==> flow/design.v <==
module Fifo_Datapath (
    input  logic        clk,
    input  logic        rst,
    input  logic        wc_en,       
    input  logic        rc_en,       
    input  logic [31:0] Data_in,
    output logic [31:0] Data_out,
    output logic        full,
    output logic        fifo_empty
);
    logic [3:0] w_addr;
    logic [3:0] r_addr;
    logic [31:0] Memory [15:0];
    logic [4:0] count;  
    always_ff @(posedge clk or posedge rst) begin
        if (rst)
            w_addr <= 0;
        else if (wc_en && !full)
            w_addr <= w_addr + 1;
    end
    always_ff @(posedge clk or posedge rst) begin
        if (rst) 
            r_addr <= 0;
        else if (rc_en && !fifo_empty)
            r_addr <= r_addr + 1;
    end
    always_ff @(posedge clk) begin
        if (wc_en && !full)
            Memory[w_addr] <= Data_in;
    end
    always_comb begin
        Data_out = (rst || fifo_empty)? 0: Memory[r_addr];
    end
    always_ff @(posedge clk or posedge rst) begin
        if (rst)
            count <= 0;
        else begin
            case ({wc_en && !full, rc_en && !fifo_empty})
                2'b10: count <= count + 1;  
                2'b01: count <= count - 1;  
                default: count <= count;    
            endcase
        end
    end
    assign full       = (count == 15);
    assign fifo_empty = (count == 0);
endmodule
module channel_ctrl(
    input  logic       clk,
    input  logic       rst,
    input  logic       channel_en,
    input  logic       readyIn,
    input  logic       fifo_full,
    input  logic       fifo_empty,
    input  logic       bsz,
    input  logic       tslb,
    input  logic       tsz,
    input  logic [1:0] M_HResp,
    output logic       irq,
    output logic [1:0] HTrans,
    output logic       write,
    output logic       b_sel, d_sel, t_sel, s_sel, h_sel,
    output logic       d_en, s_en, ts_en, burst_en, count_en, sz_en,
    output logic       rd_en, wr_en,
    output logic       trigger
);
    typedef enum logic [2:0] {
        DISABLED      = 3'b000,
        ENABLED       = 3'b001,
        READ_WAIT     = 3'b010,
        HOLD_READ     = 3'b011,
        WRITE_WAIT    = 3'b100,
        HOLD_WRITE    = 3'b101
    } state_t;
    localparam IDLE     = 2'b00;
    localparam BUSY     = 2'b01;
    localparam NON_SEQ  = 2'b10;
    localparam SEQ      = 2'b11;
    state_t current_state, next_state;
    always_ff @(posedge clk or posedge rst) begin
        if (rst)
            current_state <= DISABLED;
        else
            current_state <= next_state;
    end
    always_comb begin
        case (current_state)
            DISABLED: begin
                next_state = (channel_en) ? ENABLED : DISABLED;
            end
            ENABLED: begin
                next_state = tsz ? DISABLED : READ_WAIT;
            end
            READ_WAIT: begin
                if (!readyIn)
                    next_state = READ_WAIT;
                else if (!channel_en && readyIn) 
                    next_state = HOLD_READ;
                else if (channel_en && readyIn && !bsz && !M_HResp)
                    next_state = READ_WAIT;
                else if (channel_en && readyIn && bsz && (M_HResp == 0))
                    next_state = WRITE_WAIT;
                else
                    next_state = READ_WAIT;
            end
            HOLD_READ: begin
                if (channel_en && bsz) begin
                    next_state = WRITE_WAIT;
                end else if (channel_en && !bsz) begin
                    next_state = READ_WAIT;
                end else begin
                    next_state = HOLD_READ;
                end
            end
            WRITE_WAIT: begin
                if (!readyIn)
                    next_state = WRITE_WAIT;
                else if (channel_en && tsz && bsz)
                    next_state = DISABLED;
                else if (!channel_en && readyIn)
                    next_state = HOLD_WRITE; 
                else if (channel_en && readyIn && !bsz && (M_HResp == 0))
                    next_state = WRITE_WAIT; 
                else if (channel_en && readyIn && bsz && (M_HResp == 0))
                    next_state = READ_WAIT;
                else
                    next_state = WRITE_WAIT;
            end
            HOLD_WRITE: begin
                if (channel_en && !bsz) begin
                    next_state = WRITE_WAIT;
                end else if (channel_en && bsz) begin
                    if (tsz)
                        next_state = DISABLED;
                    else 
                        next_state = READ_WAIT;
                end else begin
                    next_state = HOLD_WRITE;
                end
            end
            default: next_state = current_state;
        endcase
    end
    always_comb begin
        irq       = 0;
        b_sel     = 0;
        d_sel     = 0;
        t_sel     = 0;
        s_sel     = 0;
        h_sel     = 0;
        d_en      = 0;
        s_en      = 0;
        ts_en     = 0;
        burst_en  = 0;
        count_en  = 0;
        sz_en     = 0;
        rd_en     = 0;
        wr_en     = 0;
        trigger   = 0;
        write     = 0;
        HTrans    = IDLE;
        case (current_state)
            DISABLED: begin
                if (channel_en) begin
                    t_sel     = 1;
                    d_sel     = 1;
                    s_sel     = 1;
                    burst_en  = 1;
                    s_en      = 1;
                    d_en      = 1;
                    sz_en     = 1;
                    ts_en     = 1;
                    HTrans    = IDLE;
                end
            end
            ENABLED: begin
                if (tsz) begin
                    irq = 1;
                end else if (channel_en) begin
                    write = 0;
                    count_en  = 1;
                    s_en = 1;
                    HTrans    = NON_SEQ;
                end
            end
            READ_WAIT: begin
                if (!readyIn && bsz) begin
                    write     = 0;
                    HTrans    = BUSY;
                    h_sel = 1;
                end else if (!readyIn && !bsz) begin
                    write = 0;
                    HTrans = BUSY;
                end else if (!channel_en && readyIn) begin
                    wr_en = 1;
                    HTrans = IDLE;
                end else if (channel_en && readyIn && (M_HResp == 0) && !bsz)  begin
                    write     = 0;
                    wr_en     = 1;
                    count_en  = 1;
                    s_en      = 1;
                    HTrans    = SEQ;
                end else if (channel_en && bsz && (M_HResp == 0) && readyIn)  begin
                    wr_en = 1;
                    ts_en = 1;
                    count_en = 1;
                    write    = 1;
                    h_sel    = 1;
                    d_en     = 1;
                    HTrans    = NON_SEQ;
                end
            end
            HOLD_READ: begin
                if (channel_en && !bsz) begin
                    count_en = 1;
                    s_en     = 1;
                    HTrans   = SEQ;
                end else if (channel_en && bsz) begin
                    ts_en = 1;
                    write = 1;
                    h_sel = 1;
                    d_en = 1;
                    count_en = 1;
                    HTrans = NON_SEQ;
                end else
                    HTrans = IDLE;
            end
            WRITE_WAIT: begin
                if (!readyIn && bsz) begin
                    write     = 1;
                    HTrans    = BUSY;
                    h_sel = 0;
                    trigger = 1;
                end else if (!readyIn && !bsz) begin
                    h_sel = 1;
                    trigger = 1;
                    HTrans = BUSY;
                    write = 1;
                end else if (!channel_en && readyIn) begin
                    rd_en = 1;
                    trigger = 1;
                    HTrans = IDLE;
                end else if (channel_en && tsz && bsz) begin
                    irq = 1;
                    rd_en = 1;
                    trigger = 1;
                    HTrans = IDLE;
                end else if (channel_en && readyIn && (M_HResp == 0) && !bsz) begin
                    h_sel = 1;
                    write = 1;
                    trigger = 1;
                    rd_en = 1;
                    d_en      =  1;
                    count_en  = 1;
                    HTrans    = SEQ;
                end
                else if (channel_en && readyIn && (M_HResp == 0) && !tslb && bsz) begin
                    h_sel = 0;
                    write = 0;
                    count_en  = 1;
                    s_en = 1;
                    trigger = 1;
                    rd_en = 1;
                    HTrans    = NON_SEQ;
                end else if (channel_en && readyIn && (M_HResp == 0) && tslb && bsz) begin
                    burst_en = 1;
                    b_sel = 1;
                    write = 0;
                    count_en  = 1;
                    s_en = 1;
                    h_sel = 0;
                    trigger = 1;
                    rd_en = 1;
                    HTrans    = NON_SEQ;
                end
            end
            HOLD_WRITE: begin
                if (channel_en && !bsz) begin
                    h_sel = 1;
                    write = 1;
                    d_en = 1;
                    count_en = 1;
                    HTrans = SEQ;
                end else if (channel_en && bsz) begin
                    if (tsz) begin
                        irq = 1;
                        HTrans = IDLE;
                    end else if (tslb) begin
                        burst_en = 1;
                        b_sel   = 1;
                        count_en = 1;
                        s_en = 1;
                        HTrans = NON_SEQ;
                    end else if (!tslb) begin
                        count_en = 1;
                        s_en = 1;
                        HTrans = NON_SEQ;
                    end
            end
        end
        endcase
    end
endmodule
module Dmac_Channel_Datapath (
    input  logic        clk,
    input  logic        rst,
    input  logic        s_sel,
    input  logic        d_sel,
    input  logic        b_sel,
    input  logic        t_sel,
    input  logic        s_en,
    input  logic        d_en,
    input  logic        ts_en,
    input  logic        sz_en,
    input  logic        burst_en,
    input  logic        count_en,
    input  logic        h_sel,
    input  logic        wr_en,
    input  logic        rd_en,
    input  logic        trigger,
    input  logic [31:0] S_Address,
    input  logic [31:0] D_Address,
    input  logic [31:0] T_Size,
    input  logic [31:0] B_Size,
    input  logic [31:0] R_Data,
    input  logic [1:0]  HSize,
    output logic        bs0,
    output logic        tslb,
    output logic        ts0,
    output logic        fifo_full,
    output logic        fifo_empty,
    output logic [31:0] MAddress,
    output logic [31:0] MWData,
    output logic [3:0]  MWStrb
);
    logic [31:0] Src_Addr, Dst_Addr, Transfer_Size, Burst_Size;
    logic [31:0] Incr_Src_Addr;
    logic [31:0] Incr_Dst_Addr;
    logic [31:0] Dec_Transfer_Size;
    always_comb begin
        Incr_Src_Addr      = Src_Addr + 32'd4;
        Incr_Dst_Addr      = Dst_Addr + 32'd4;
        Dec_Transfer_Size  = Transfer_Size - Burst_Size;
    end
    always_ff @(posedge clk or posedge rst) begin
        if (rst) begin
            Src_Addr <= 32'b0;
        end
        else if (s_en)
            Src_Addr <= s_sel ? S_Address : Incr_Src_Addr;
    end
    always_ff @(posedge clk or posedge rst) begin
        if (rst) begin
            Dst_Addr <= 32'b0;
        end
        else if (d_en)
            Dst_Addr <= d_sel ? D_Address : Incr_Dst_Addr;
    end
    always_ff @(posedge clk or posedge rst) begin
        if (rst) begin
            Transfer_Size <= 32'b0;
        end
        else if (ts_en)
            Transfer_Size <= t_sel ? T_Size : Dec_Transfer_Size;
    end
    always_ff @(posedge clk or posedge rst) begin
        if (rst) begin
            Burst_Size <= 32'b0;
        end
        else if (burst_en)
            Burst_Size <= (B_Size == 0)? 1: (b_sel ? 1 : B_Size);
    end
    assign tslb = (Transfer_Size < B_Size);
    logic [31:0] Decrement_Counter;
    logic [31:0] Decremented_Value;
    always_comb begin
        Decremented_Value = Decrement_Counter - 1;
    end
    always_ff @(posedge clk or posedge rst) begin
        if (rst)
            Decrement_Counter <= 32'b0;
        else if (count_en)
            Decrement_Counter <= (Decrement_Counter == 0) ? ((tslb) ? 0: Burst_Size-1)  : Decremented_Value;
    end
    assign MAddress = h_sel ? (Dst_Addr) : (Src_Addr);
    logic [31:0] fifo_out;
    Fifo_Datapath fifo_inst (
        .clk        (clk),
        .rst        (rst),
        .wc_en      (wr_en),
        .rc_en      (rd_en),
        .Data_in    (R_Data),
        .Data_out   (fifo_out),
        .full       (fifo_full),
        .fifo_empty (fifo_empty)
    );
    logic [1:0] HSize_Reg;
    always_ff @(posedge clk or posedge rst) begin
        if (rst) begin
            HSize_Reg <= 0;
        end
        else if (sz_en) begin
            HSize_Reg <= HSize;
        end
    end
    always_comb begin
        if (trigger) begin
            MWData = fifo_out;  
            case (HSize)
                2'b00: begin   
                    case (Src_Addr[1:0])
                        2'b00: MWStrb = 4'b0001;
                        2'b01: MWStrb = 4'b0010;
                        2'b10: MWStrb = 4'b0100;
                        2'b11: MWStrb = 4'b1000;
                        default: MWStrb = 4'b0000;
                    endcase
                end
                2'b01: begin   
                    case (Src_Addr[1:0])
                        2'b00: MWStrb = 4'b0011;  
                        2'b10: MWStrb = 4'b1100;
                        default: MWStrb = 4'b0000;
                    endcase
                end
                2'b10: MWStrb = 4'b1111;   
                default: MWStrb = 4'b0000;
            endcase
        end else begin
            MWData  = 32'b0;
            MWStrb  = 4'b0000;
        end
    end
    assign bs0 = (Decrement_Counter == 0);
    assign ts0 = (Transfer_Size == 0);
endmodule
module Dmac_Channel (
    input  logic        clk,
    input  logic        rst,
    input  logic        channel_en,
    input  logic        readyIn,
    input  logic [1:0]  M_HResp,
    input  logic [31:0] S_Address,
    input  logic [31:0] D_Address,
    input  logic [31:0] T_Size,
    input  logic [31:0] B_Size,
    input  logic [31:0] R_Data,
    input  logic [1:0]  HSize,
    output logic        irq,
    output logic        write,
    output logic [1:0]  HTrans,
    output logic [31:0] MAddress,
    output logic [31:0] MWData,
    output logic  [3:0] MWStrb
);
    logic s_sel, d_sel, b_sel, t_sel;
    logic s_en, d_en, ts_en, burst_en, count_en, sz_en;
    logic h_sel, rd_en, wr_en;
    logic fifo_full, fifo_empty;
    logic trigger;
    logic bs0, tslb, ts0;
    Dmac_Channel_Datapath datapath_inst (
        .clk         (clk),
        .rst         (rst),
        .s_sel       (s_sel),
        .d_sel       (d_sel),
        .b_sel       (b_sel),
        .t_sel       (t_sel),
        .s_en        (s_en),
        .d_en        (d_en),
        .ts_en       (ts_en),
        .sz_en       (sz_en),
        .burst_en    (burst_en),
        .count_en    (count_en),
        .h_sel       (h_sel),
        .wr_en       (wr_en),
        .rd_en       (rd_en),
        .trigger     (trigger),
        .S_Address   (S_Address),
        .D_Address   (D_Address),
        .T_Size      (T_Size),
        .B_Size      (B_Size),
        .R_Data      (R_Data),
        .HSize       (HSize),
        .bs0         (bs0),
        .tslb        (tslb),
        .ts0         (ts0),
        .fifo_full   (fifo_full),
        .fifo_empty  (fifo_empty),
        .MAddress    (MAddress),
        .MWData      (MWData),
        .MWStrb      (MWStrb)
    );
    channel_ctrl controller_inst (
        .clk         (clk),
        .rst         (rst),
        .channel_en  (channel_en),
        .readyIn     (readyIn),
        .fifo_full   (fifo_full),
        .fifo_empty  (fifo_empty),
        .bsz         (bs0),
        .tslb        (tslb),
        .tsz         (ts0),
        .M_HResp     (M_HResp),
        .irq         (irq),
        .HTrans      (HTrans),
        .write       (write),
        .b_sel       (b_sel),
        .d_sel       (d_sel),
        .t_sel       (t_sel),
        .s_sel       (s_sel),
        .h_sel       (h_sel),
        .d_en        (d_en),
        .s_en        (s_en),
        .ts_en       (ts_en),
        .sz_en       (sz_en),
        .burst_en    (burst_en),
        .count_en    (count_en),
        .rd_en       (rd_en),
        .wr_en       (wr_en),
        .trigger     (trigger)
    );
endmodule
module Dmac_Main_Ctrl(
    input  logic clk,
    input  logic rst,
    input  logic [1:0] DmacReq,
    input  logic con_new_sel,
    input  logic irq,
    input  logic Bus_Grant,
    input  logic C_config,
    output logic con_sel,
    output logic Bus_Req,
    output logic HReadyOut,
    output logic [1:0] S_HResp,
    output logic Interrupt,
    output logic con_en,
    output logic Channel_en_1, Channel_en_2,
    output logic hold,
    output logic [1:0] ReqAck
);
    typedef enum logic [1:0] {
        IDLE     = 2'b00,
        MSB_REQ  = 2'b01,
        LSB_REQ  = 2'b10,
        WAIT     = 2'b11
    } state_t;
    state_t current_state, next_state;
    always_ff @(posedge clk or posedge rst) begin
        if (rst)
            current_state <= IDLE;
        else
            current_state <= next_state;
    end
    always_comb begin
        hold         = 0;
        Bus_Req      = 0;
        Interrupt    = 0;
        con_en       = 0;
        con_sel      = 0;
        HReadyOut    = 0;
        ReqAck       = 2'b00;
        S_HResp      = 2'b00;
        next_state   = current_state;   
        case (current_state)
            IDLE: begin
                if (DmacReq[1] == 1'b1) begin
                    hold     = 1;
                    Bus_Req  = 1;
                    next_state = MSB_REQ;
                end else if (DmacReq == 2'b01) begin
                    hold     = 1;
                    Bus_Req  = 1;
                    next_state = LSB_REQ;
                end
            end
            MSB_REQ: begin
                if (!irq && ({C_config, Bus_Grant} == 2'b11)) begin
                    con_en       = 0;
                    con_sel      = 0;
                    ReqAck       = 2'b10;
                    next_state   = WAIT;
                end else if (irq && ({C_config, Bus_Grant} == 2'b11)) begin
                    Interrupt  = 1;
                    con_sel = 1;
                    next_state = IDLE;
                end else
                    Bus_Req = 1;
            end
            LSB_REQ: begin
                if (!irq && ({C_config, Bus_Grant} == 2'b11)) begin
                    con_en       = 1;
                    con_sel      = 1;
                    ReqAck       = 2'b01;
                    next_state   = WAIT;
                end else if (irq && ({C_config, Bus_Grant} == 2'b11)) begin
                    Interrupt  = 1;
                    con_sel = 1;
                    next_state = IDLE;
                end else
                    Bus_Req = 1;
            end
            WAIT: begin
                if (({Bus_Grant, con_new_sel} == 2'b00)) begin
                    next_state = MSB_REQ;
                    Bus_Req    = 1;
                end else if (({Bus_Grant, con_new_sel} == 2'b01)) begin
                    next_state = LSB_REQ;
                    Bus_Req    = 1;
                    con_sel    = 1;
                end else
                 if (!irq && !con_new_sel) begin
                    con_sel    = 0;
                    con_en     = 1;
                    next_state = WAIT;
                end else if (!irq && con_new_sel) begin
                    con_sel    = 1;
                    con_en     = 1;
                    next_state = WAIT;
                end else if (irq && ({Bus_Grant, con_new_sel} == 2'b10)) begin
                    Interrupt  = 1;
                    con_sel = con_new_sel;
                    next_state = IDLE;
                end else if (irq && ({Bus_Grant, con_new_sel} == 2'b11)) begin
                    Interrupt  = 1;
                    con_sel = con_new_sel;
                    next_state = IDLE;
                end
            end
        endcase
    end
    always_comb begin
        Channel_en_1 = 0;
        Channel_en_2 = 0;
        case (current_state)
            MSB_REQ: Channel_en_1 = C_config && Bus_Grant;
            LSB_REQ: Channel_en_2 = C_config && Bus_Grant;
            WAIT: begin
                Channel_en_1 = Bus_Grant && !con_new_sel;
                Channel_en_2 = Bus_Grant && con_new_sel;
            end
            default: ;
        endcase
    end
endmodule
module Dmac_Main_Datapath(
    input logic clk,
    input logic rst,
    input logic write,
    input logic HSel,
    input logic [1:0] STrans,  
    input logic channel_en_1,
    input logic channel_en_2,
    input logic [31:0] HWData,
    input logic [31:0] HAddr,
    input logic [31:0] MRData,
    input logic HReady,
    input logic [1:0] M_HResp,
    input logic con_en,
    input logic con_sel,
    output logic C_config,
    output logic irq,
    output logic con_new_sel,
    output logic [31:0] MAddress,
    output logic [31:0] MWData,
    output logic [3:0] MBurst_Size,
    output logic MWrite,
    output logic [3:0] MWStrb,
    output logic [1:0] MTrans
);
logic dmac_selected;
logic [3:0] decoded_address;
logic [31:0] Size_Reg, SAddr_Reg, DAddr_Reg, Ctrl_Reg;
logic [31:0] latched_address;
logic latched_write, latched_sel;
logic [1:0] latched_STrans;
assign  dmac_selected = latched_write && latched_STrans[1] && latched_sel;
assign decoded_address = latched_address[5:2];
assign C_config = Ctrl_Reg[16];
always_ff @( posedge clk ) begin
    if (rst) begin
        latched_address <= 32'b0;
        latched_write <= 0;
        latched_STrans <= 2'b0;
        latched_sel <= 0;
    end else begin
        latched_address <= HAddr;
        latched_STrans <= STrans;
        latched_sel <= HSel;
        latched_write <= write;
    end
end
always_ff @(posedge clk or posedge rst) begin
    if (rst) begin
        Size_Reg <= 32'b0;
        SAddr_Reg <= 32'b0;
        DAddr_Reg <= 32'b0;
        Ctrl_Reg <= 32'b0;
    end
    else if (irq)
        Ctrl_Reg <= 32'b0;
    else if (dmac_selected) begin
        case (decoded_address)
            4'b0000: Size_Reg <=  HWData;
            4'b0001: SAddr_Reg <= HWData;
            4'b0010: DAddr_Reg <= HWData;
            4'b0011: Ctrl_Reg <=  HWData;
            default: ;
        endcase
    end
end
logic irq_1;
logic write_1;
logic [1:0]  MTrans_1;
logic [31:0] MAddress_1;
logic [31:0] MWData_1;
logic [3:0] MWStrb_1;
Dmac_Channel channel_1 (
    .clk(clk),
    .rst(rst),
    .channel_en(channel_en_1),
    .readyIn(HReady),
    .M_HResp(M_HResp),
    .S_Address(SAddr_Reg),
    .D_Address(DAddr_Reg),
    .T_Size(Size_Reg),
    .B_Size({{28{1'b0}}, {Ctrl_Reg[3:0]}}),
    .R_Data(MRData),
    .HSize(Ctrl_Reg[5:4]),
    .irq(irq_1),
    .write(write_1),
    .HTrans(MTrans_1),
    .MAddress(MAddress_1),
    .MWData(MWData_1),
    .MWStrb(MWStrb_1)
);
logic irq_2;
logic write_2;
logic [1:0]  MTrans_2;
logic [31:0] MAddress_2;
logic [31:0] MWData_2;
logic [3:0] MWStrb_2;
Dmac_Channel channel_2 (
    .clk(clk),
    .rst(rst),
    .channel_en(channel_en_2),
    .readyIn(HReady),
    .M_HResp(M_HResp),
    .S_Address(SAddr_Reg),
    .D_Address(DAddr_Reg),
    .T_Size(Size_Reg),
    .B_Size({{28{1'b0}}, {Ctrl_Reg[3:0]}}) ,
    .R_Data(MRData),
    .HSize(Ctrl_Reg[5:4]),
    .irq(irq_2),
    .write(write_2),
    .HTrans(MTrans_2),
    .MAddress(MAddress_2),
    .MWData(MWData_2),
    .MWStrb(MWStrb_2)
);
assign MAddress = con_sel? MAddress_2 : MAddress_1;
assign MWData = con_sel? MWData_2 : MWData_1;
assign MTrans = con_sel? MTrans_2 : MTrans_1;
assign MBurst_Size = Ctrl_Reg[3:0];
assign MWrite = con_sel? write_2 : write_1;
assign irq = irq_1 || irq_2; 
assign MWStrb = con_sel? MWStrb_2 : MWStrb_1;
always_ff @(posedge clk or posedge rst) begin
    if (rst) begin
        con_new_sel <= 0;
    end
    else if (con_en) begin
        con_new_sel <= con_sel;
    end
end
endmodule
module Dmac_Top (
    input  logic        clk,
    input  logic        rst,
    input  logic        write,
    input  logic        HSel,
    input  logic [1:0]  STrans,
    input  logic [31:0] HWData,
    input  logic [31:0] HAddr,
    input  logic [31:0] MRData,
    input  logic        HReady,
    input  logic [1:0]  M_HResp,
    output logic HReadyOut,
    output logic [1:0] S_HResp,
    input  logic [1:0]  DmacReq,      
    input  logic        Bus_Grant,   
    output logic [31:0] MAddress,
    output logic [31:0] MWData,
    output logic [3:0]  MBurst_Size,
    output logic        MWrite,
    output logic [1:0]  MTrans,
    output logic [3:0]  MWStrb,
    output logic        Bus_Req,
    output logic        Interrupt,
    output logic [1:0]  ReqAck
);
    logic con_sel, con_en, irq, con_new_sel, C_config;
    logic hold;
    logic channel_en_1, channel_en_2;
    Dmac_Main_Datapath datapath_inst (
        .clk            (clk),
        .rst            (rst),
        .write          (write),
        .HSel           (HSel),
        .STrans         (STrans),
        .channel_en_1   (channel_en_1),
        .channel_en_2   (channel_en_2),
        .HWData         (HWData),
        .HAddr          (HAddr),
        .MRData         (MRData),
        .HReady         (HReady),
        .M_HResp          (M_HResp),
        .con_en         (con_en),
        .con_sel        (con_sel),
        .C_config       (C_config),
        .irq            (irq),
        .con_new_sel    (con_new_sel),
        .MAddress       (MAddress),
        .MWData         (MWData),
        .MBurst_Size    (MBurst_Size),
        .MWrite         (MWrite),
        .MTrans         (MTrans),
        .MWStrb         (MWStrb)
    );
    Dmac_Main_Ctrl controller_inst (
        .clk            (clk),
        .rst            (rst),
        .DmacReq        (DmacReq),
        .con_new_sel    (con_new_sel),
        .irq            (irq),
        .Bus_Grant      (Bus_Grant),
        .C_config       (C_config),
        .con_sel        (con_sel),
        .HReadyOut      (HReadyOut),
        .S_HResp          (S_HResp),
        .Bus_Req        (Bus_Req),
        .Interrupt      (Interrupt),
        .con_en         (con_en),
        .Channel_en_1   (channel_en_1),
        .Channel_en_2   (channel_en_2),
        .hold           (hold),
        .ReqAck         (ReqAck)
    );
endmodule
Hand-over note for Dmac_Top

From RTL to reports: Dmac_Top
Module Dmac_Top before and after one edit of its RTL, step after step.
"before" refers to lines of the RTL above, "after" to lines of the edited file.
"diff": "after" minus "before" as printed here.
Operators carry their Yosys type and port widths (W data, S select, Z words).
Library cell names are shortened.
{ "inputs": {"top_module": "Dmac_Top", "clk_port": "clk", "lib": "sky130hd", "corner": "tt_025C_1v80"} }

The edit
Unified diff, file above to edited file.
The edited RTL no longer does the same as the RTL above: the edit was made by script, with no optimisation intended.
begin of diff
@@ -341,5 +341,5 @@
         Incr_Src_Addr      = Src_Addr + 32'd4;
         Incr_Dst_Addr      = Dst_Addr + 32'd4;
-        Dec_Transfer_Size  = Transfer_Size - Burst_Size;
+        Dec_Transfer_Size  = Transfer_Size ^ Burst_Size;
     end
     always_ff @(posedge clk or posedge rst) begin
end of diff

Elaborated design
Source: Yosys, flattened and elaborated, memories not mapped. Widths are those after wreduce. Registers that Yosys merges into a memory's read port (data or address) are not register bits. Print and check cells do not count.
Memory sizes are those after Yosys's memory passes, which may raise the word count (mostly to a power of two), join words into wider ones and drop unused or constant bits.
{ "word_totals": {"columns": ["element", "before", "after", "diff"], "rows": [
  ["wordCells", 516, 516, 0],
  ["in_bits", 108, 108, 0],
  ["regBits", 478, 478, 0],
  ["ram_bits", 1024, 1024, 0],
  ["output_inout_bits", 82, 82, 0],
  ["mem_count", 2, 2, 0]
]} }
{ "mem_list": {"columns": ["element", "before", "after"], "rows": [
  ["mem_shapes", "datapath_inst.channel_1.datapath_inst.fifo_inst.Memory 16x32 r1 w1; datapath_inst.channel_2.datapath_inst.fifo_inst.Memory 16x32 r1 w1", "datapath_inst.channel_1.datapath_inst.fifo_inst.Memory 16x32 r1 w1; datapath_inst.channel_2.datapath_inst.fifo_inst.Memory 16x32 r1 w1"]
]} }
{ "op_classes": {"columns": ["element", "before", "after", "diff"], "rows": [
  ["n_eq", 38, 38, 0],
  ["n_logic", 1, 3, 2],
  ["muxes", 326, 326, 0],
  ["cmp", 2, 2, 0],
  ["reduce_logical", 101, 101, 0],
  ["add_sub_neg", 18, 16, -2]
]} }
{ "ops": {"columns": ["cell", "before", "after", "diff"], "rows": [
  ["$sub A32 B32 Y32", 2, 0, -2],
  ["$xor A32 B32 Y32", 0, 2, 2]
]} }
Unchanged operator kinds not shown: 49.

Depth
Yosys ltp: most cells in a row. Word level: on the elaborated netlist, between registers, memories and ports. Mapped: between sequential cells and ports; inverters and the memories' decode and read muxes count.
{ "logic_depth": {"columns": ["element", "before", "after", "diff"], "rows": [
  ["depth_word", 20, 20, 0],
  ["abc_area", "0", "0", null],
  ["ltp_mapped", 16, 18, 2],
  ["ltp_nobuf", 16, 16, 0]
]} }

After synthesis
Yosys stat after the flow's synthesis: flattened, memories mapped to cells. It holds for the ABC_AREA given above (unset counts as 0); a run with the other value may have another netlist.
{ "mapped": {"columns": ["element", "before", "after", "diff"], "rows": [
  ["seq_area_um2", 41153.2, 41153.2, 0.0],
  ["ff_cells", 1441, 1441, 0],
  ["stdcells", 4300, 4241, -59],
  ["n_buf", 257, 247, -10],
  ["yosys_area_um2", 62805.2, 61863.1, -942.1]
]} }
{ "types": {"columns": ["type", "before", "after", "diff"], "rows": [
  ["nand2_1", 315, 463, 148],
  ["o21ai_0", 345, 253, -92],
  ["mux2i_1", 203, 274, 71],
  ["xor2_1", 81, 22, -59],
  ["nor2_1", 159, 206, 47],
  ["o22ai_1", 25, 65, 40],
  ["a21oi_1", 205, 167, -38],
  ["a221oi_1", 35, 0, -35],
  ["mux2_2", 132, 100, -32],
  ["a211oi_1", 37, 5, -32],
  ["o221ai_1", 3, 35, 32],
  ["a22oi_1", 35, 6, -29],
  ["a211o_1", 8, 37, 29],
  ["a31o_2", 31, 3, -28],
  ["xnor2_1", 57, 35, -22],
  ["nand3_1", 89, 69, -20],
  ["nand4_1", 40, 23, -17],
  ["and3_1", 26, 40, 14]
]} }
Unchanged cell types not shown: 14.
Not every row of either side is listed.
By module: a second synthesis without flattening, with its own total; a netlist apart from the flattened one above.
{ "unflattened": {"columns": ["element", "before", "after", "diff"], "rows": [
  ["hier_cells", 5273, 4869, -404],
  ["hier_area_um2", 71034.4, 68289.2, -2745.2]
]} }
Each row is one instance without its submodules.
{ "modules_before": {"columns": ["module", "n_cells", "n_inst", "area_um2", "seq_area_um2"], "rows": [
  ["Fifo_Datapath", 878, 2, 20250.7, 15700.1],
  ["Dmac_Channel_Datapath", 1491, 2, 11981.5, 4003.8],
  ["Dmac_Main_Datapath", 344, 1, 5037.3, 2742.6],
  ["channel_ctrl", 74, 2, 600.6, 151.4],
  ["Dmac_Main_Ctrl", 43, 1, 331.6, 101.3],
  ["Dmac_Channel", 0, 2, 0.0, 0.0],
  ["Dmac_Top", 0, 1, 0.0, 0.0]
]} }
{ "modules_after": {"columns": ["module", "n_cells", "n_inst", "area_um2", "seq_area_um2"], "rows": [
  ["Fifo_Datapath", 878, 2, 20250.7, 15700.1],
  ["Dmac_Channel_Datapath", 1289, 2, 10608.9, 4003.8],
  ["Dmac_Main_Datapath", 344, 1, 5037.3, 2742.6],
  ["channel_ctrl", 74, 2, 600.6, 151.4],
  ["Dmac_Main_Ctrl", 43, 1, 331.6, 101.3],
  ["Dmac_Channel", 0, 2, 0.0, 0.0],
  ["Dmac_Top", 0, 1, 0.0, 0.0]
]} }

Timing after synthesis
OpenSTA on the mapped netlist: ideal clock, no wires. The path of least setup slack (recovery checks aside). Input and output delay are each 20% of the period. Register names are those of the netlist, which keeps one name where synthesis merged equal registers.
{ "synth_path": {"columns": ["element", "before", "after", "diff"], "rows": [
  ["path_kind", "input-to-output", "input-to-output", null],
  ["startpoint", "input HReady", "input rst", null],
  ["endpoint", "output MAddress[10]", "output MWData[10]", null],
  ["driving_pins", 9, 6, -3],
  ["n_path_buf", 3, 1, -2],
  ["slack_ps", 4110, -4757, -8867],
  ["period_ps", 10000, 10000, 0],
  ["required_time_ps", 8000, 8000, 0],
  ["arrival_ps", 3890, 12757, 8867],
  ["launch_ps", 2000, 2000, 0],
  ["in_delay_ps", 2000, 2000, 0],
  ["delay_ps", 1890, 10757, 8867],
  ["out_delay_ps", 2000, 2000, 0],
  ["period_less_setup_slack_ps", 5890, 14757, 8867]
]} }
"delay_ps" is the arrival time less input delay plus setup time.
At an output port there is no setup time.
"driving_pins" counts driving pins, that of a launching flip-flop among them; a cell with two outputs on the path counts twice.
"period_less_setup_slack_ps" is the clock period less the worst setup slack; recovery checks do not enter. This is arithmetic on one report: input and output delays are still those of the set period (20% each).
Between the ends stands the longest chain of elaborated cells between them, by number of cells; it is not shown to be the way that was timed. Of several equally long chains one is given.
A line is the first line of the expression or statement that the cell stems from. Yosys adds cells for indexed reads and writes and turns some case tables into memories.
{ "synth_between_before": {"cell_sequence": "clkbuf_1 a21oi_1 a211oi_1 a31oi_1 o22ai_2 a41oi_1 buf_2 buf_1 mux2i_1", "elab_chain_len": 15, "cone_cells": 66, "classes_between": "mux: 43; reduce/logical: 23"} }
{ "synth_lines_before": {"columns": ["element", "line", "text"], "rows": [
  ["start: declaration", 787, "input  logic        HReady,"],
  ["$logic_and A1 B1 Y1", 239, "end else if (!channel_en && readyIn) begin"],
  ["$mux W1", 239, null],
  ["$mux W1", 234, "end else if (!readyIn && !bsz) begin"],
  ["$mux W1", 229, "if (!readyIn && bsz) begin"],
  ["$pmux W1 S3", 162, "case (current_state)"],
  ["$logic_or A1 B1 Y1", 767, "assign irq = irq_1 || irq_2;"],
  ["$logic_and A1 B1 Y1", 624, "end else if (irq && ({Bus_Grant, con_new_sel} == 2'b11)) begin"],
  ["$mux W1", 624, null],
  ["$mux W1", 620, "end else if (irq && ({Bus_Grant, con_new_sel} == 2'b10)) begin"],
  ["$mux W1", 616, "end else if (!irq && con_new_sel) begin"],
  ["$mux W1", 612, "if (!irq && !con_new_sel) begin"],
  ["$mux W1", 607, "end else if (({Bus_Grant, con_new_sel} == 2'b01)) begin"],
  ["$mux W1", 604, "if (({Bus_Grant, con_new_sel} == 2'b00)) begin"],
  ["$pmux W1 S4", 565, "case (current_state)"],
  ["$mux W32", 762, "assign MAddress = con_sel? MAddress_2 : MAddress_1;"],
  ["end: declaration", 793, "output logic [31:0] MAddress,"]
]} }
{ "synth_between_after": {"cell_sequence": "inv_1 o21ai_0 nor3b_2 clkbuf_1 nand2_1 mux2i_1", "elab_chain_len": 4, "cone_cells": 7, "cone_lines": 3, "classes_between": "mux: 5; reduce/logical: 2"} }
{ "synth_lines_after": {"columns": ["element", "line", "text"], "rows": [
  ["start: declaration", 780, "input  logic        rst,"],
  ["$logic_or A1 B1 Y1", 32, "Data_out = (rst || fifo_empty)? 0: Memory[r_addr];"],
  ["$mux W32", 32, null],
  ["$mux W32", 407, "if (trigger) begin"],
  ["$mux W32", 763, "assign MWData = con_sel? MWData_2 : MWData_1;"],
  ["end: declaration", 794, "output logic [31:0] MWData,"]
]} }

Path in the finished layout
Path of least setup slack in the final report of each run of pair A (OpenROAD, finished layout, wires in). Where an end is a register, its clock arrival counts in the times.
The path's times are printed in steps of 10 ps; the period is the one set.
{ "layout_path": {"columns": ["element", "before", "after", "diff"], "rows": [
  ["path_kind", "input-to-output", "input-to-output", null],
  ["startpoint", "input Bus_Grant", "input Bus_Grant", null],
  ["endpoint", "output MAddress[29]", "output MWData[31]", null],
  ["period_ps", 8590, 8590, 0],
  ["n_path_buf", 5, 3, -2],
  ["driving_pins", 11, 9, -2],
  ["in_delay_ps", 1720, 1720, 0],
  ["launch_ps", 1720, 1720, 0],
  ["arrival_ps", 5620, 5810, 190],
  ["required_time_ps", 6870, 6870, 0],
  ["out_delay_ps", 1720, 1720, 0],
  ["slack_ps", 1260, 1060, -200]
]} }
Between the ends stands the longest chain of elaborated cells between them, by number of cells; it is not shown to be the way that was timed. Of several equally long chains one is given.
{ "layout_between_before": {"cell_sequence": "clkdlybuf4s50_1 inv_1 nor3_1 a41oi_1 o22ai_2 buf_4 a41oi_4 buf_4 buf_4 mux2i_1 clkdlybuf4s50_1", "elab_chain_len": 19, "cone_cells": 95, "classes_between": "eq/ne: 4; mux: 57; reduce/logical: 34"} }
{ "layout_lines_before": {"columns": ["element", "line", "text"], "rows": [
  ["start: declaration", 792, "input  logic        Bus_Grant,"],
  ["$logic_and A1 B1 Y1", 639, "Channel_en_1 = Bus_Grant && !con_new_sel;"],
  ["$pmux W1 S2", 635, "case (current_state)"],
  ["$logic_and A1 B1 Y1 (2 in a row)", 243, "end else if (channel_en && tsz && bsz) begin"],
  ["$mux W1", 243, null],
  ["$mux W1", 239, "end else if (!channel_en && readyIn) begin"],
  ["$mux W1", 234, "end else if (!readyIn && !bsz) begin"],
  ["$mux W1", 229, "if (!readyIn && bsz) begin"],
  ["[4 not listed]", null, null],
  ["$mux W1", 620, "end else if (irq && ({Bus_Grant, con_new_sel} == 2'b10)) begin"],
  ["$mux W1", 616, "end else if (!irq && con_new_sel) begin"],
  ["$mux W1", 612, "if (!irq && !con_new_sel) begin"],
  ["$mux W1", 607, "end else if (({Bus_Grant, con_new_sel} == 2'b01)) begin"],
  ["$mux W1", 604, "if (({Bus_Grant, con_new_sel} == 2'b00)) begin"],
  ["$pmux W1 S4", 565, "case (current_state)"],
  ["$mux W32", 762, "assign MAddress = con_sel? MAddress_2 : MAddress_1;"],
  ["end: declaration", 793, "output logic [31:0] MAddress,"]
]} }
{ "layout_between_after": {"cell_sequence": "clkdlybuf4s50_1 nand3_1 nor4_1 o21ai_0 nor2b_1 o31a_2 buf_4 mux2i_2 clkdlybuf4s50_1", "elab_chain_len": 19, "cone_cells": 87, "classes_between": "eq/ne: 4; mux: 45; reduce/logical: 38"} }
{ "layout_lines_after": {"columns": ["element", "line", "text"], "rows": [
  ["start: declaration", 792, "input  logic        Bus_Grant,"],
  ["$logic_and A1 B1 Y1", 639, "Channel_en_1 = Bus_Grant && !con_new_sel;"],
  ["$pmux W1 S2", 635, "case (current_state)"],
  ["$logic_and A1 B1 Y1 (2 in a row)", 243, "end else if (channel_en && tsz && bsz) begin"],
  ["$mux W1", 243, null],
  ["$mux W1", 239, "end else if (!channel_en && readyIn) begin"],
  ["$mux W1", 234, "end else if (!readyIn && !bsz) begin"],
  ["$mux W1", 229, "if (!readyIn && bsz) begin"],
  ["[4 not listed]", null, null],
  ["$mux W1", 620, "end else if (irq && ({Bus_Grant, con_new_sel} == 2'b10)) begin"],
  ["$mux W1", 616, "end else if (!irq && con_new_sel) begin"],
  ["$mux W1", 612, "if (!irq && !con_new_sel) begin"],
  ["$mux W1", 607, "end else if (({Bus_Grant, con_new_sel} == 2'b01)) begin"],
  ["$mux W1", 604, "if (({Bus_Grant, con_new_sel} == 2'b00)) begin"],
  ["$pmux W1 S4", 565, "case (current_state)"],
  ["$mux W32", 763, "assign MWData = con_sel? MWData_2 : MWData_1;"],
  ["end: declaration", 794, "output logic [31:0] MWData,"]
]} }

Layout results
Both versions went through the flow (Yosys, OpenROAD) with the same settings in each pair. Constraints: input delay and output delay 20% of the set period each, output load 0.01 pF.
{ "flow_settings_pair_A": {"CORE_UTILIZATION": 40, "PLACE_DENSITY": 0.6, "period_ns": 8.59, "CAP_MARGIN": 20, "CORE_MARGIN": 2, "SLEW_MARGIN": 20} }
{ "results_pair_A": {"columns": ["element", "before", "after", "diff"], "rows": [
  ["worst_setup_slack_ps", 1257, 1061, -196],
  ["achieved_clock_period_ps", 7333, 7529, 196],
  ["final_die_area_um2", 160200.0, 157819.0, -2381.0],
  ["tns_ps", 0, 0, 0],
  ["worst_hold_slack_ps", 469, 456, -13],
  ["final_cell_area_um2", 71924.0, 71199.5, -724.5],
  ["fin_util_frac", 0.461, 0.463, 0.002],
  ["power.total_w", 0.014672, 0.015361, 0.000689],
  ["post_synth_area_um2", 62805.2, 61863.1, -942.1]
]} }
{ "flow_settings_pair_B": {"CORE_MARGIN": 8, "CORE_UTILIZATION": 64, "PLACE_DENSITY_LB_ADDON": 0.15, "SETUP_SLACK_MARGIN": 2.98, "period_ns": 12.0, "CAP_MARGIN": 20, "SLEW_MARGIN": 20} }
{ "results_pair_B": {"columns": ["element", "before", "after", "diff"], "rows": [
  ["worst_setup_slack_ps", 3400, 3234, -166],
  ["achieved_clock_period_ps", 8600, 8766, 166],
  ["final_die_area_um2", 108412.0, 106867.0, -1545.0],
  ["tns_ps", 0, 0, 0],
  ["worst_hold_slack_ps", 488, 477, -11],
  ["final_cell_area_um2", 70395.0, 69601.8, -793.2],
  ["fin_util_frac", 0.719, 0.723, 0.004],
  ["power.total_w", 0.010206, 0.010599, 0.000393],
  ["post_synth_area_um2", 62805.2, 61863.1, -942.1]
]} }
By "achieved_clock_period_ps" is meant the clock period of the run minus its worst setup slack. This is arithmetic on one report: input and output delays are still those of the set period (20% each).
"power.total_w": no workload was simulated; the value follows from the tool's default switching activity.

End of note.
